==> flow/design.v <==
`timescale 1 ns / 1 ps
module ame_sobel_filter #(
    parameter LINE_DATA_BITS = 7,
    parameter COMP_DATA_BITS = 8
) (
    input logic clk_i,
    input logic rst_n_i,
    input  logic comp_init_i,
    output logic comp_done_o,
    input logic [5:0] [LINE_DATA_BITS-1:0] line_data_i,
    output logic [3:0] [3:0] [COMP_DATA_BITS-1:0] comp_data_o
);
typedef enum logic [2:0] {
    IDLE   = 3'b000,
    COMP_1 = 3'b001,
    COMP_2 = 3'b010,
    COMP_3 = 3'b011,
    COMP_4 = 3'b100,
    COMP_5 = 3'b101,
    COMP_6 = 3'b110
} state_t;
state_t ctl_sta;
logic [5:0] [1:0] [COMP_DATA_BITS-1:0] line_data;
logic [3:0] [3:0] [COMP_DATA_BITS-1:0] comp_data;
typedef enum logic {
    DATA_1 = 1'b0,
    DATA_2 = 1'b1
} comp_data_t;
generate
    for (genvar i = 0; i < 6; i++) begin: comp_block
        assign line_data[i][DATA_1] = line_data_i[i];
        assign line_data[i][DATA_2] = line_data_i[i] << 1;
    end
endgenerate
logic comp_done;
assign comp_done_o = comp_done;
assign comp_data_o = comp_data;
always_ff @(posedge clk_i or negedge rst_n_i)
begin
    if (!rst_n_i) begin
        ctl_sta <= IDLE;
        comp_done <= 'b0;
        comp_data <= 'b0;
    end else begin
        case (ctl_sta)
            IDLE:
                ctl_sta <= comp_init_i ? COMP_1 : ctl_sta;
            COMP_1:
                ctl_sta <= COMP_2;
            COMP_2:
                ctl_sta <= COMP_3;
            COMP_3:
                ctl_sta <= COMP_4;
            COMP_4:
                ctl_sta <= COMP_5;
            COMP_5:
                ctl_sta <= COMP_6;
            COMP_6:
                ctl_sta <= comp_init_i ? COMP_1 : IDLE;
            default:
                ctl_sta <= IDLE;
        endcase
        comp_done <= (ctl_sta == COMP_6);
        case (ctl_sta)
            IDLE:
                comp_data <= 'b0;
            COMP_1: begin
                comp_data[0][0] <= - line_data[0][DATA_1] - line_data[1][DATA_2] - line_data[2][DATA_1];
                comp_data[1][0] <= - line_data[1][DATA_1] - line_data[2][DATA_2] - line_data[3][DATA_1];
                comp_data[2][0] <= - line_data[2][DATA_1] - line_data[3][DATA_2] - line_data[4][DATA_1];
                comp_data[3][0] <= - line_data[3][DATA_1] - line_data[4][DATA_2] - line_data[5][DATA_1];
            end
            COMP_2: begin
                comp_data[0][1] <= - line_data[0][DATA_1] - line_data[1][DATA_2] - line_data[2][DATA_1];
                comp_data[1][1] <= - line_data[1][DATA_1] - line_data[2][DATA_2] - line_data[3][DATA_1];
                comp_data[2][1] <= - line_data[2][DATA_1] - line_data[3][DATA_2] - line_data[4][DATA_1];
                comp_data[3][1] <= - line_data[3][DATA_1] - line_data[4][DATA_2] - line_data[5][DATA_1];
            end
            COMP_3: begin
                comp_data[0][0] <= comp_data[0][0] + line_data[0][DATA_1] + line_data[1][DATA_2] + line_data[2][DATA_1];
                comp_data[1][0] <= comp_data[1][0] + line_data[1][DATA_1] + line_data[2][DATA_2] + line_data[3][DATA_1];
                comp_data[2][0] <= comp_data[2][0] + line_data[2][DATA_1] + line_data[3][DATA_2] + line_data[4][DATA_1];
                comp_data[3][0] <= comp_data[3][0] + line_data[3][DATA_1] + line_data[4][DATA_2] + line_data[5][DATA_1];
                comp_data[0][2] <= - line_data[0][DATA_1] - line_data[1][DATA_2] - line_data[2][DATA_1];
                comp_data[1][2] <= - line_data[1][DATA_1] - line_data[2][DATA_2] - line_data[3][DATA_1];
                comp_data[2][2] <= - line_data[2][DATA_1] - line_data[3][DATA_2] - line_data[4][DATA_1];
                comp_data[3][2] <= - line_data[3][DATA_1] - line_data[4][DATA_2] - line_data[5][DATA_1];
            end
            COMP_4: begin
                comp_data[0][1] <= comp_data[0][1] + line_data[0][DATA_1] + line_data[1][DATA_2] + line_data[2][DATA_1];
                comp_data[1][1] <= comp_data[1][1] + line_data[1][DATA_1] + line_data[2][DATA_2] + line_data[3][DATA_1];
                comp_data[2][1] <= comp_data[2][1] + line_data[2][DATA_1] + line_data[3][DATA_2] + line_data[4][DATA_1];
                comp_data[3][1] <= comp_data[3][1] + line_data[3][DATA_1] + line_data[4][DATA_2] + line_data[5][DATA_1];
                comp_data[0][3] <= - line_data[0][DATA_1] - line_data[1][DATA_2] - line_data[2][DATA_1];
                comp_data[1][3] <= - line_data[1][DATA_1] - line_data[2][DATA_2] - line_data[3][DATA_1];
                comp_data[2][3] <= - line_data[2][DATA_1] - line_data[3][DATA_2] - line_data[4][DATA_1];
                comp_data[3][3] <= - line_data[3][DATA_1] - line_data[4][DATA_2] - line_data[5][DATA_1];
            end
            COMP_5: begin
                comp_data[0][2] <= comp_data[0][2] + line_data[0][DATA_1] + line_data[1][DATA_2] + line_data[2][DATA_1];
                comp_data[1][2] <= comp_data[1][2] + line_data[1][DATA_1] + line_data[2][DATA_2] + line_data[3][DATA_1];
                comp_data[2][2] <= comp_data[2][2] + line_data[2][DATA_1] + line_data[3][DATA_2] + line_data[4][DATA_1];
                comp_data[3][2] <= comp_data[3][2] + line_data[3][DATA_1] + line_data[4][DATA_2] + line_data[5][DATA_1];
            end
            COMP_6: begin
                comp_data[0][3] <= comp_data[0][3] + line_data[0][DATA_1] + line_data[1][DATA_2] + line_data[2][DATA_1];
                comp_data[1][3] <= comp_data[1][3] + line_data[1][DATA_1] + line_data[2][DATA_2] + line_data[3][DATA_1];
                comp_data[2][3] <= comp_data[2][3] + line_data[2][DATA_1] + line_data[3][DATA_2] + line_data[4][DATA_1];
                comp_data[3][3] <= comp_data[3][3] + line_data[3][DATA_1] + line_data[4][DATA_2] + line_data[5][DATA_1];
            end
            default:
                comp_data <= 'b0;
        endcase
    end
end
endmodule
---- Tool chain data of ame_sobel_filter ----
What the tools print for ame_sobel_filter, step after step.
Line numbers count from 1 in the design file above.
Operators carry their Yosys type and port widths (W data, S select, Z words).
Cell names lack the library's common part.
Not given: n/a
set-up
  top ..................................... ame_sobel_filter
  clock input ............................. clk_i
  cell library ............................ sky130hd
  library corner .......................... tt_025C_1v80

---- Word-level counts ----
Source: Yosys, flattened and elaborated, memories not mapped. Widths are those after wreduce. Registers that Yosys merges into a memory's read port (data or address) are not register bits. Print and check cells do not count. Equal cells are merged and count once.
cells by class
  eq/ne operators ......................... 7
  add/subtract/negate cells ............... 60
  reduce/logical cells .................... 5
  multiplexer cells ....................... 19
operator list
  cell                  count
  $pmux W8 S3           16
  $add A8 B7 Y8         32
  $add A8 B8 Y8         16
  $neg A7 Y8            4
  $sub A8 B7 Y8         4
  $sub A8 B8 Y8         4
  $pmux W3 S7           1
  $reduce_or A4 Y1      4
  $eq A3 B3 Y1 const B  3
  $eq A3 B2 Y1 const B  2
  $eq A3 B1 Y1 const B  1
  $logic_not A3 Y1      1
  $mux W3               1
  $ne A2 B2 Y1 const B  1
  $mux W1               1
bit counts
  bits of input ports ..................... 45
  elaborated cells ........................ 97
  register bits after elaboration ......... 132
  output and inout bits ................... 129

---- Depth ----
Yosys ltp: most cells in a row. Word level: on the elaborated netlist, between registers, memories and ports. Mapped: between sequential cells and ports; inverters and the memories' decode and read muxes count.
depth
  depth after elaboration ................. 4
  ABC_AREA ................................ 1
  mapped depth ............................ 15
  gate-level depth less buffers ........... 15

---- Mapped cells and area ----
Source: synth_stat.txt of the flow (Yosys; design flattened, memories mapped). It holds for the ABC_AREA given above (unset counts as 0); a run with the other value may have another netlist.
Totals and module areas in this step are rounded.
cells by type
  type      count  total area (µm²)
  dfrtp_1   135    3378.24
  fa_1      158    3.16E+03
  nand2_1   682    2.56E+03
  ha_1      136    1.7E+03
  inv_1     389    1460.15
  nand3_1   130    650.624
  nor2_1    124    465.446
  a21oi_1   88     440.422
  a31oi_1   48     300.288
  o21ai_0   56     280.269
  nor3_1    34     170.163
  buf_2     31     155.149
  a22oi_1   16     120.115
  nand3b_1  16     120.115
  or2_2     16     100.096
  buf_4     12     90.086
  o21ai_1   18     90.086
  xor2_2    4      65.062
Other cell types: 9; their cells: 42.
mapped netlist
  sequential part of the area ............. 3405 µm²
  mapped flip-flops ....................... 136
  mapped area ............................. 15590 µm²
  standard cells after synthesis .......... 2135
  buffers ................................. 48

---- Path before layout ----
Source: OpenSTA report_checks on the synthesized netlist (no wires, ideal clock, input and output delay 20% of the period each), path of least setup slack; recovery checks are left aside. Register names are those of the netlist, which keeps one name where synthesis merged equal registers.
timing path post-synthesis
  path kind ............................... input -> register
  start point ............................. input port line_data_i
  end point ............................... register comp_data
  input delay ............................. 1.000 ns
  stages .................................. 9
  path delay .............................. 2.445 ns
  path buffers ............................ 0
  setup time .............................. 0.129 ns
  time at the first pin ................... 1.000 ns
  required time ........................... 4.871 ns
  arrival time ............................ 3.316 ns
  path slack .............................. 1.555 ns
  period .................................. 5.0 ns
  synthesis period reached ................ 3.445 ns
"path delay" = arrival - input delay + setup time.
"stages" counts driving pins, that of a launching flip-flop among them; a cell with two outputs on the path counts twice.
"synthesis period reached" is the clock period less the worst setup slack; recovery checks do not enter. This is arithmetic on one report: input and output delays are still those of the set period (20% each).
Where an end lacks its bit number, it is one bit of the signal, or one of the new flip-flops if synthesis recoded a state register.
The rows between start and end are the longest chain of elaborated cells between them; the timing report does not say that the signal goes this way. Where chains are equally long, one stands for them.
A line is the first line of the expression or statement that the cell stems from. Yosys adds cells for indexed reads and writes and turns some case tables into memories.
A register here has more assigning lines than the two given.
between the ends, post-synthesis
  cells stage by stage .................... inv_1 fa_1 inv_1 fa_1 ha_1 fa_1 or2_2 a21oi_1 a22oi_1
  length of the longest elaborated chain .. 4
  elaborated cells between the ends (all ways) .. 7
  those cells by class .................... add/sub (6); mux (1)
ends and longest elaborated chain, post-synthesis
  element        line  text
  from (decl)    10    input logic [5:0] [LINE_DATA_BITS-1:0] line_data_i,
  $add A8 B7 Y8  92    comp_data[2][1] <= comp_data[2][1] + line_data[2][DATA_1] + line_data[3][DATA_2] + line_data[4][DATA_1];
  $add A8 B8 Y8  92
  $add A8 B7 Y8  92
  $pmux W8 S3    64    case (ctl_sta)
  to (assign)    43    comp_data <= 'b0;
  to (assign)    66    comp_data <= 'b0;
  to (decl)      24    logic [3:0] [3:0] [COMP_DATA_BITS-1:0] comp_data;

---- Worst path after layout ----
Path of least setup slack in the final report of entry A (OpenROAD, finished layout, wires in). Where an end is a register, its clock arrival counts in the times.
timing path after layout
  path kind ............................... input -> register
  start point ............................. input port line_data_i
  end point ............................... register comp_data
  path slack .............................. 2.07 ns
  required time ........................... 7.05 ns
  period .................................. 6.64 ns
  setup time .............................. 0.08 ns
  input delay ............................. 1.33 ns
  time at the first pin ................... 1.33 ns
  arrival time ............................ 4.98 ns
  stages .................................. 14
  path buffers ............................ 1
Where an end lacks its bit number, it is one bit of the signal, or one of the new flip-flops if synthesis recoded a state register.
The rows between start and end are the longest chain of elaborated cells between them; the timing report does not say that the signal goes this way. Where chains are equally long, one stands for them.
A register here has more assigning lines than the two given.
between the ends, after layout
  cells stage by stage .................... clkdlybuf4s50_1 inv_1 fa_1 inv_1 fa_1 ha_1 fa_1 nand3_1 nand2_1 nand2_1 nand3_1 nand2_1 inv_1 a21oi_1
  length of the longest elaborated chain .. 2
  elaborated cells between the ends (all ways) .. 3
  those cells by class .................... add/sub (2); mux (1)
ends and longest elaborated chain, after layout
  element        line  text
  from (decl)    10    input logic [5:0] [LINE_DATA_BITS-1:0] line_data_i,
  $add A8 B7 Y8  101   comp_data[1][2] <= comp_data[1][2] + line_data[1][DATA_1] + line_data[2][DATA_2] + line_data[3][DATA_1];
  $pmux W8 S3    64    case (ctl_sta)
  to (assign)    43    comp_data <= 'b0;
  to (assign)    66    comp_data <= 'b0;
  to (decl)      24    logic [3:0] [3:0] [COMP_DATA_BITS-1:0] comp_data;

Appendix: measured runs

3 stored runs of ame_sobel_filter in the flow (synthesis by Yosys, layout by OpenROAD, sky130hd cells), in arbitrary order. Constraints: input delay and output delay 20% of the set period each, output load 0.01 pF.
"achieved period" = clock period - worst setup slack. The figure is calculated, with input and output delays left at 20% of the set period.
"allowed time less slack (worst setup path)" = time allowed to the worst setup path (clock period - input delay - output delay, where it has them) - its slack; a late launch clock adds to it, a late capture clock takes from it.
"power consumption" rests on the timing tool's default activity at the inputs, not on a simulated workload.
The measured numbers are rounded.

---- entry A ----
settings
  ABC_AREA = 1
  CORE_UTILIZATION = 27
  CTS_CLUSTER_DIAMETER = 88
  GPL_ROUTABILITY_DRIVEN = 0
  GPL_TIMING_DRIVEN = 1
  MIN_ROUTING_LAYER = met2
  PLACE_DENSITY_LB_ADDON = 0.1
  SETUP_SLACK_MARGIN = 1.95
  SLEW_MARGIN = 30
  period_ns = 6.64
  CAP_MARGIN = 20
  CORE_MARGIN = 2
results
  achieved period ......................... 4.567 ns
  final design utilization ................ 0.327
  setup slack of the worst path ........... 2.073 ns
  allowed time less slack (worst setup path) .. 3.24 ns
  class of the worst setup path ........... input -> register
  power consumption ....................... 0.007317 W
  mapped cell area after synthesis ........ 15590 µm²
  overall die area ........................ 59680 µm²
  sum of negative setup slack ............. 0.000 ns
  worst-case hold slack ................... 0.525 ns
  area of the standard cells in the finished layout .. 18750 µm²

---- entry B ----
settings
  CORE_ASPECT_RATIO = 1.88
  CORE_UTILIZATION = 65
  CTS_CLUSTER_DIAMETER = 356
  GPL_ROUTABILITY_DRIVEN = 0
  PLACE_DENSITY_LB_ADDON = 0.02
  SLEW_MARGIN = 25
  period_ns = 7.68
  CAP_MARGIN = 20
  CORE_MARGIN = 2
results
  achieved period ......................... 5.174 ns
  final design utilization ................ 0.774
  setup slack of the worst path ........... 2.506 ns
  allowed time less slack (worst setup path) .. 3.64 ns
  class of the worst setup path ........... input -> register
  power consumption ....................... 0.006586 W
  mapped cell area after synthesis ........ 14210 µm²
  overall die area ........................ 23120 µm²
  sum of negative setup slack ............. 0.000 ns
  worst-case hold slack ................... 0.519 ns
  area of the standard cells in the finished layout .. 16710 µm²

---- entry C ----
settings
  CELL_PAD_IN_SITES_GLOBAL_PLACEMENT = 2
  CORE_MARGIN = 6
  CORE_UTILIZATION = 37
  GPL_TIMING_DRIVEN = 0
  MAX_ROUTING_LAYER = met4
  MIN_ROUTING_LAYER = met2
  PLACE_DENSITY_LB_ADDON = 0.14
  SETUP_SLACK_MARGIN = 1.22
  SLEW_MARGIN = 20
  period_ns = 7.55
  CAP_MARGIN = 20
results
  achieved period ......................... 5.566 ns
  final design utilization ................ 0.457
  setup slack of the worst path ........... 1.984 ns
  allowed time less slack (worst setup path) .. 4.06 ns
  class of the worst setup path ........... input -> register
  power consumption ....................... 0.007013 W
  mapped cell area after synthesis ........ 14210 µm²
  overall die area ........................ 43260 µm²
  sum of negative setup slack ............. 0.000 ns
  worst-case hold slack ................... 0.391 ns
  area of the standard cells in the finished layout .. 17250 µm²
